==> flow/design.v <==
`timescale 1ns/1ps
module fir(
	input			clk_100k,
	input			rst_n,
	input 	signed [8:0]	samp_in,
	output 	signed [8:0]	fir_out	
);
wire	signed [15:0]	b[0:20];
reg	signed [8:0]	samp[0:20]; 
wire signed [24:0]	mult[0:20];
wire signed [33:0]	sum;
assign b[0] = 16'h0312;
assign b[1] = 16'h03F8;
assign b[2] = 16'h0694;
assign b[3] = 16'h0AAD;
assign b[4] = 16'h0FE6;
assign b[5] = 16'h15BC;
assign b[6] = 16'h1B9F;
assign b[7] = 16'h20F9;
assign b[8] = 16'h2539;
assign b[9] = 16'h27F6;
assign b[10] = 16'h28E9;
assign b[11] = 16'h27F6;
assign b[12] = 16'h2539;
assign b[13] = 16'h20F9;
assign b[14] = 16'h1B9F;
assign b[15] = 16'h15BC;
assign b[16] = 16'h0FE6;
assign b[17] = 16'h0AAD;
assign b[18] = 16'h0694;
assign b[19] = 16'h03F8;
assign b[20] = 16'h0312;
integer i;
always @(posedge clk_100k or negedge rst_n) begin
	if(!rst_n) begin
		for(i=20;i>=0;i=i-1)begin
			samp[i] <= 0;
		end
	end
	else begin  
		for(i=20;i>0;i=i-1)begin
			samp[i] <= samp[i-1];
		end
		samp[0] <= samp_in;
	end
end
genvar j;
for(j=0;j<=20;j=j+1)begin
	assign mult[j] = $signed(samp[j])*$signed(b[j]);
end
assign sum = mult[0]+mult[1]+mult[2]+mult[3]+mult[4]+mult[5]+mult[6]+mult[7]+mult[8]+mult[9]+mult[10]+mult[11]+mult[12]+mult[13]+mult[14]+mult[15]+mult[16]+mult[17]+mult[18]+mult[19]+mult[20];
assign fir_out = sum[24:16];
endmodule
From RTL to reports: fir. Tool output for the design above, in the order of the flow. Line numbers count from 1 in the design file above. Cell names lack the library's common part. Not given: --

Top module: fir. Clock input: clk_100k. Cell library: sky130hd. Library corner: tt_025C_1v80.

Word level. Yosys after proc, flatten, opt, wreduce and memory -nomap, before mapping. Enables and synchronous resets that opt folds into registers are not counted as muxes. Print and check cells are not counted. Equal cells are merged and count once.

The figure for register bits is 189. Under bits of input ports stands 11. For output and inout bits the number is 9.

The figure for add/subtract/negate cells is 20. The figure for $mul is 21.

Operators by type and width (count): 9-bit by 15-bit multiplier with 24-bit output with constant B (5); 9-bit by 14-bit multiplier with 23-bit output with constant B (4); 9-bit by 12-bit multiplier with 21-bit output with constant B (4); 9-bit by 10-bit multiplier with 19-bit output with constant B (4); 9-bit by 13-bit multiplier with 22-bit output with constant B (2); 9-bit by 8-bit multiplier with 17-bit output with constant B (2); 25-bit by 24-bit adder with 25-bit output (7); 25-bit by 23-bit adder with 25-bit output (3); 25-bit by 22-bit adder with 25-bit output (2); 24-bit by 23-bit adder with 25-bit output (1); 25-bit by 20-bit adder with 25-bit output (1); 25-bit by 21-bit adder with 25-bit output (1); 25-bit adder (1); 23-bit by 22-bit adder with 24-bit output (1); 22-bit by 22-bit adder with 23-bit output (1); 21-bit by 21-bit adder with 22-bit output (1); 20-bit by 20-bit adder with 21-bit output (1).

Longest topological paths. Yosys ltp: most cells in a row. Word level: on the elaborated netlist, between registers, memories and ports. Mapped: between sequential cells and ports; inverters and the memories' decode and read muxes count.

The entry for depth after elaboration reads 21. The figure for ABC_AREA is 0. Under gate-level depth with buffers stands 43. For mapped depth without buffers the number is 43.

Synthesis result. Yosys stat after the flow's synthesis: flattened, memories mapped to cells. It holds for the ABC_AREA given above (unset counts as 0); a run with the other value may have another netlist. Totals and module areas in this step are rounded.

Cell types: fa_1 (count 1108, area in all 2.22E+04 um^2); ha_1 (count 1175, area in all 14701.6 um^2); inv_1 (count 1579, area in all 5.93E+03 um^2); dfrtp_1 (count 189, area in all 4.73E+03 um^2); xnor2_1 (count 118, area in all 1.03E+03 um^2); xor2_1 (count 87, area in all 761.981 um^2); a21oi_1 (count 127, area in all 635.61 um^2); a21o_1 (count 58, area in all 435.418 um^2); nor2_1 (count 85, area in all 319.056 um^2); o21ai_0 (count 54, area in all 270.259 um^2); o21a_1 (count 30, area in all 225.216 um^2); nand2_1 (count 58, area in all 217.709 um^2); or2_2 (count 27, area in all 168.912 um^2); a211oi_1 (count 18, area in all 135.13 um^2); o21bai_1 (count 18, area in all 135.13 um^2); nand2b_1 (count 21, area in all 131.376 um^2); nand3_1 (count 26, area in all 130.125 um^2); nor2b_1 (count 20, area in all 125.12 um^2).

Other cell types: 53; their cells: 180.

The entry for buffers reads 6. Under sequential part of the area stands 4730 um^2. The entry for synthesis area reads 53600 um^2. Flip-flop cells: 189. The entry for standard cells after synthesis reads 4978.

Path before layout. Path of least setup slack by OpenSTA after synthesis, without wires, with an ideal clock, recovery checks aside; 20% of the period is set as input and as output delay. Where synthesis merged equal registers, the netlist keeps one of their names.

Path kind: reg2out. Start: register samp[9][0]. End: output fir_out[8]. For setup slack the number is 1.268 ns. For external output delay the number is 3.200 ns. The entry for clock period reads 16.0 ns. The entry for arrival reads 11.532 ns. The figure for path delay is 11.532 ns. Data required time: 12.800 ns. Time at the first pin: 0.000 ns. For stages on the path the number is 42. Under period reached after synthesis stands 14.732 ns.

"path delay" is the arrival time less input delay plus setup time. A path that ends at an output port has no setup time. "stages on the path" counts driving pins, that of a launching flip-flop among them; a cell with two outputs on the path counts twice. "period reached after synthesis" = period - worst setup slack (recovery checks aside). The figure is calculated, with input and output delays left at 20% of the set period. Between the ends stands the longest chain of elaborated cells between them, by number of cells; it is not shown to be the way that was timed. Of several equally long chains one is given. Each line given opens the expression or statement behind the cell; cells for indexed reads and writes are added by Yosys, which also makes memories of some case tables.

Cell sequence: dfrtp_1 fa_1 fa_1 ha_1 inv_1 fa_1 inv_1 ha_1 ha_1 fa_1 a21o_1 a21oi_1 o21bai_1 a31o_2 a21oi_1 nor4bb_1 a211oi_1 fa_1 [... 6 more ...] fa_1 inv_1 fa_1 fa_1 inv_1 fa_1 inv_1 fa_1 inv_1 fa_1 ha_1 ha_1 a21o_1 a21o_1 a211o_1 a41oi_1 o21ai_1 xnor2_1. Under length of the longest elaborated chain stands 13.

Ends and longest elaborated chain, after synthesis: from (decl) (RTL line 9) `reg signed [8:0] samp[0:20];`; from (assign) (RTL line 37) `samp[i] <= 0;`; from (assign) (RTL line 42) `samp[i] <= samp[i-1];`; 9-bit by 14-bit multiplier with 23-bit output (RTL line 49) `assign mult[j] = $signed(samp[j])*$signed(b[j]);`; 25-bit by 24-bit adder with 25-bit output x5 (RTL line 51) `assign sum = mult[0]+mult[1]+mult[2]+mult[3]+mult[4]+mult[5]+mult[6]+mult[7]+mult[8]+mult[9]+mult[10]+mult[11] ...`; 25-bit by 23-bit adder with 25-bit output x2 (RTL line 51); 25-bit by 22-bit adder with 25-bit output x2 (RTL line 51); 25-bit by 21-bit adder with 25-bit output (RTL line 51); 25-bit by 20-bit adder with 25-bit output (RTL line 51); 25-bit adder (RTL line 51); to (decl) (RTL line 6) `output signed [8:0] fir_out`.

Path in the finished layout. From the final timing report of record 2: the path of least setup slack in the routed layout; clock arrival at registers is part of the times.

Path kind: reg2out. Start: register samp[9][0]. End: output fir_out[4]. The entry for arrival reads 13.80 ns. For stages on the path the number is 41. For external output delay the number is 5.04 ns. Time at the first pin: 0.53 ns. For setup slack the number is 6.36 ns. Data required time: 20.16 ns. The entry for clock period reads 25.2 ns.

Between the ends stands the longest chain of elaborated cells between them, by number of cells; it is not shown to be the way that was timed. Of several equally long chains one is given.

Cell sequence: dfrtp_1 fa_1 inv_1 fa_1 fa_1 inv_1 fa_1 ha_1 ha_1 a21o_1 a21oi_1 o21ai_0 a21oi_2 nor3_1 a311o_1 fa_1 fa_1 fa_1 [... 5 more ...] fa_1 fa_1 inv_1 fa_1 inv_1 fa_1 fa_1 inv_1 ha_1 ha_1 nand4_1 a211oi_1 a21oi_1 o22ai_2 a31o_2 a21oi_1 xnor2_1 clkdlybuf4s50_1. Under length of the longest elaborated chain stands 13.

Ends and longest elaborated chain, after layout: from (decl) (RTL line 9) `reg signed [8:0] samp[0:20];`; from (assign) (RTL line 37) `samp[i] <= 0;`; from (assign) (RTL line 42) `samp[i] <= samp[i-1];`; 9-bit by 14-bit multiplier with 23-bit output (RTL line 49) `assign mult[j] = $signed(samp[j])*$signed(b[j]);`; 25-bit by 24-bit adder with 25-bit output x5 (RTL line 51) `assign sum = mult[0]+mult[1]+mult[2]+mult[3]+mult[4]+mult[5]+mult[6]+mult[7]+mult[8]+mult[9]+mult[10]+mult[11] ...`; 25-bit by 23-bit adder with 25-bit output x2 (RTL line 51); 25-bit by 22-bit adder with 25-bit output x2 (RTL line 51); 25-bit by 21-bit adder with 25-bit output (RTL line 51); 25-bit by 20-bit adder with 25-bit output (RTL line 51); 25-bit adder (RTL line 51); to (decl) (RTL line 6) `output signed [8:0] fir_out`.

Memo
Re: implementation data of fir

Top module fir; platform sky130hd; tools Yosys and OpenROAD; 6 stored runs in no particular order. Input and output delays are each 20% of the period that was set; the output load is 0.01 pF. "time on the worst setup path" means the part of the period allowed to the worst setup path (the constraints hold back 20% at inputs and 20% at outputs) less its slack; where the path has registers, the arrival times of their clocks count too. Values from the reports are rounded here.

Record 1 has these settings: CAP_MARGIN 0; CELL_PAD_IN_SITES_DETAIL_PLACEMENT 1; CELL_PAD_IN_SITES_GLOBAL_PLACEMENT 2; CORE_ASPECT_RATIO 0.6; CORE_MARGIN 8; CORE_UTILIZATION 59; CTS_CLUSTER_DIAMETER 52; CTS_CLUSTER_SIZE 87; GPL_ROUTABILITY_DRIVEN 0; MAX_ROUTING_LAYER met4; MIN_ROUTING_LAYER met1; PLACE_DENSITY_LB_ADDON 0.21; SLEW_MARGIN 20; TNS_END_PERCENT 35; period_ns 10.1. Outcome: no final report: routing broke off with GRT-0116.

Record 2 has these settings: period_ns 25.2; CAP_MARGIN 20; CORE_MARGIN 2; CORE_UTILIZATION 40; SLEW_MARGIN 20. The measured worst setup slack after layout is 6.36 ns. The utilization in the final report reads 42.5 %. The standard-cell area after layout reads 56700 um^2. The die outline area stands at 137000 um^2. The chip area in the Yosys report comes to 53600 um^2. The measured worst-case hold slack is 0.498 ns. For the time on the worst setup path the run shows 13.80 ns. Critical path kind: reg2out.

Record 3 has these settings: CORE_UTILIZATION 43; period_ns 15.8; CAP_MARGIN 20; CORE_MARGIN 2; SLEW_MARGIN 20. The measured worst setup slack after layout is 0.270 ns. The utilization in the final report reads 46.6 %. The standard-cell area after layout reads 57700 um^2. The die outline area stands at 128000 um^2. The chip area in the Yosys report comes to 53600 um^2. The measured worst-case hold slack is 0.436 ns. For the time on the worst setup path the run shows 12.37 ns. Critical path kind: reg2out.

Record 4 has these settings: CAP_MARGIN 0; CELL_PAD_IN_SITES_DETAIL_PLACEMENT 1; CELL_PAD_IN_SITES_GLOBAL_PLACEMENT 2; CORE_ASPECT_RATIO 0.6; CORE_MARGIN 8; CORE_UTILIZATION 59; CTS_CLUSTER_DIAMETER 52; CTS_CLUSTER_SIZE 87; GPL_ROUTABILITY_DRIVEN 0; GPL_TIMING_DRIVEN 0; MAX_ROUTING_LAYER met4; MIN_ROUTING_LAYER met1; PLACE_DENSITY 0.86; SETUP_SLACK_MARGIN 2.08; SLEW_MARGIN 20; TNS_END_PERCENT 35; period_ns 16.8. The measured worst setup slack after layout is 0.685 ns. The utilization in the final report reads 63.8 %. The standard-cell area after layout reads 57300 um^2. The die outline area stands at 101000 um^2. The chip area in the Yosys report comes to 53600 um^2. The measured worst-case hold slack is 0.448 ns. For the time on the worst setup path the run shows 12.76 ns. Critical path kind: reg2out.

Record 5 has these settings: CAP_MARGIN 0; CELL_PAD_IN_SITES_GLOBAL_PLACEMENT 0; CORE_MARGIN 8; CORE_UTILIZATION 46; CTS_CLUSTER_SIZE 55; GPL_TIMING_DRIVEN 1; MAX_ROUTING_LAYER met4; PLACE_DENSITY_LB_ADDON 0.02; period_ns 17.2; SLEW_MARGIN 20. The measured worst setup slack after layout is 0.504 ns. The utilization in the final report reads 48.7 %. The standard-cell area after layout reads 56400 um^2. The die outline area stands at 128000 um^2. The chip area in the Yosys report comes to 53600 um^2. The measured worst-case hold slack is 0.449 ns. For the time on the worst setup path the run shows 13.26 ns. Critical path kind: reg2out.

Record 6 has these settings: CAP_MARGIN 5; CORE_MARGIN 9; CORE_UTILIZATION 29; GPL_ROUTABILITY_DRIVEN 0; GPL_TIMING_DRIVEN 0; MAX_ROUTING_LAYER met4; MIN_ROUTING_LAYER met2; SETUP_SLACK_MARGIN 1.01; period_ns 16.0; SLEW_MARGIN 20. The measured worst setup slack after layout is -0.215 ns. The utilization in the final report reads 32.3 %. The standard-cell area after layout reads 59200 um^2. The die outline area stands at 201000 um^2. The chip area in the Yosys report comes to 53600 um^2. The measured worst-case hold slack is 0.484 ns. For the time on the worst setup path the run shows 13.01 ns. Critical path kind: reg2out.
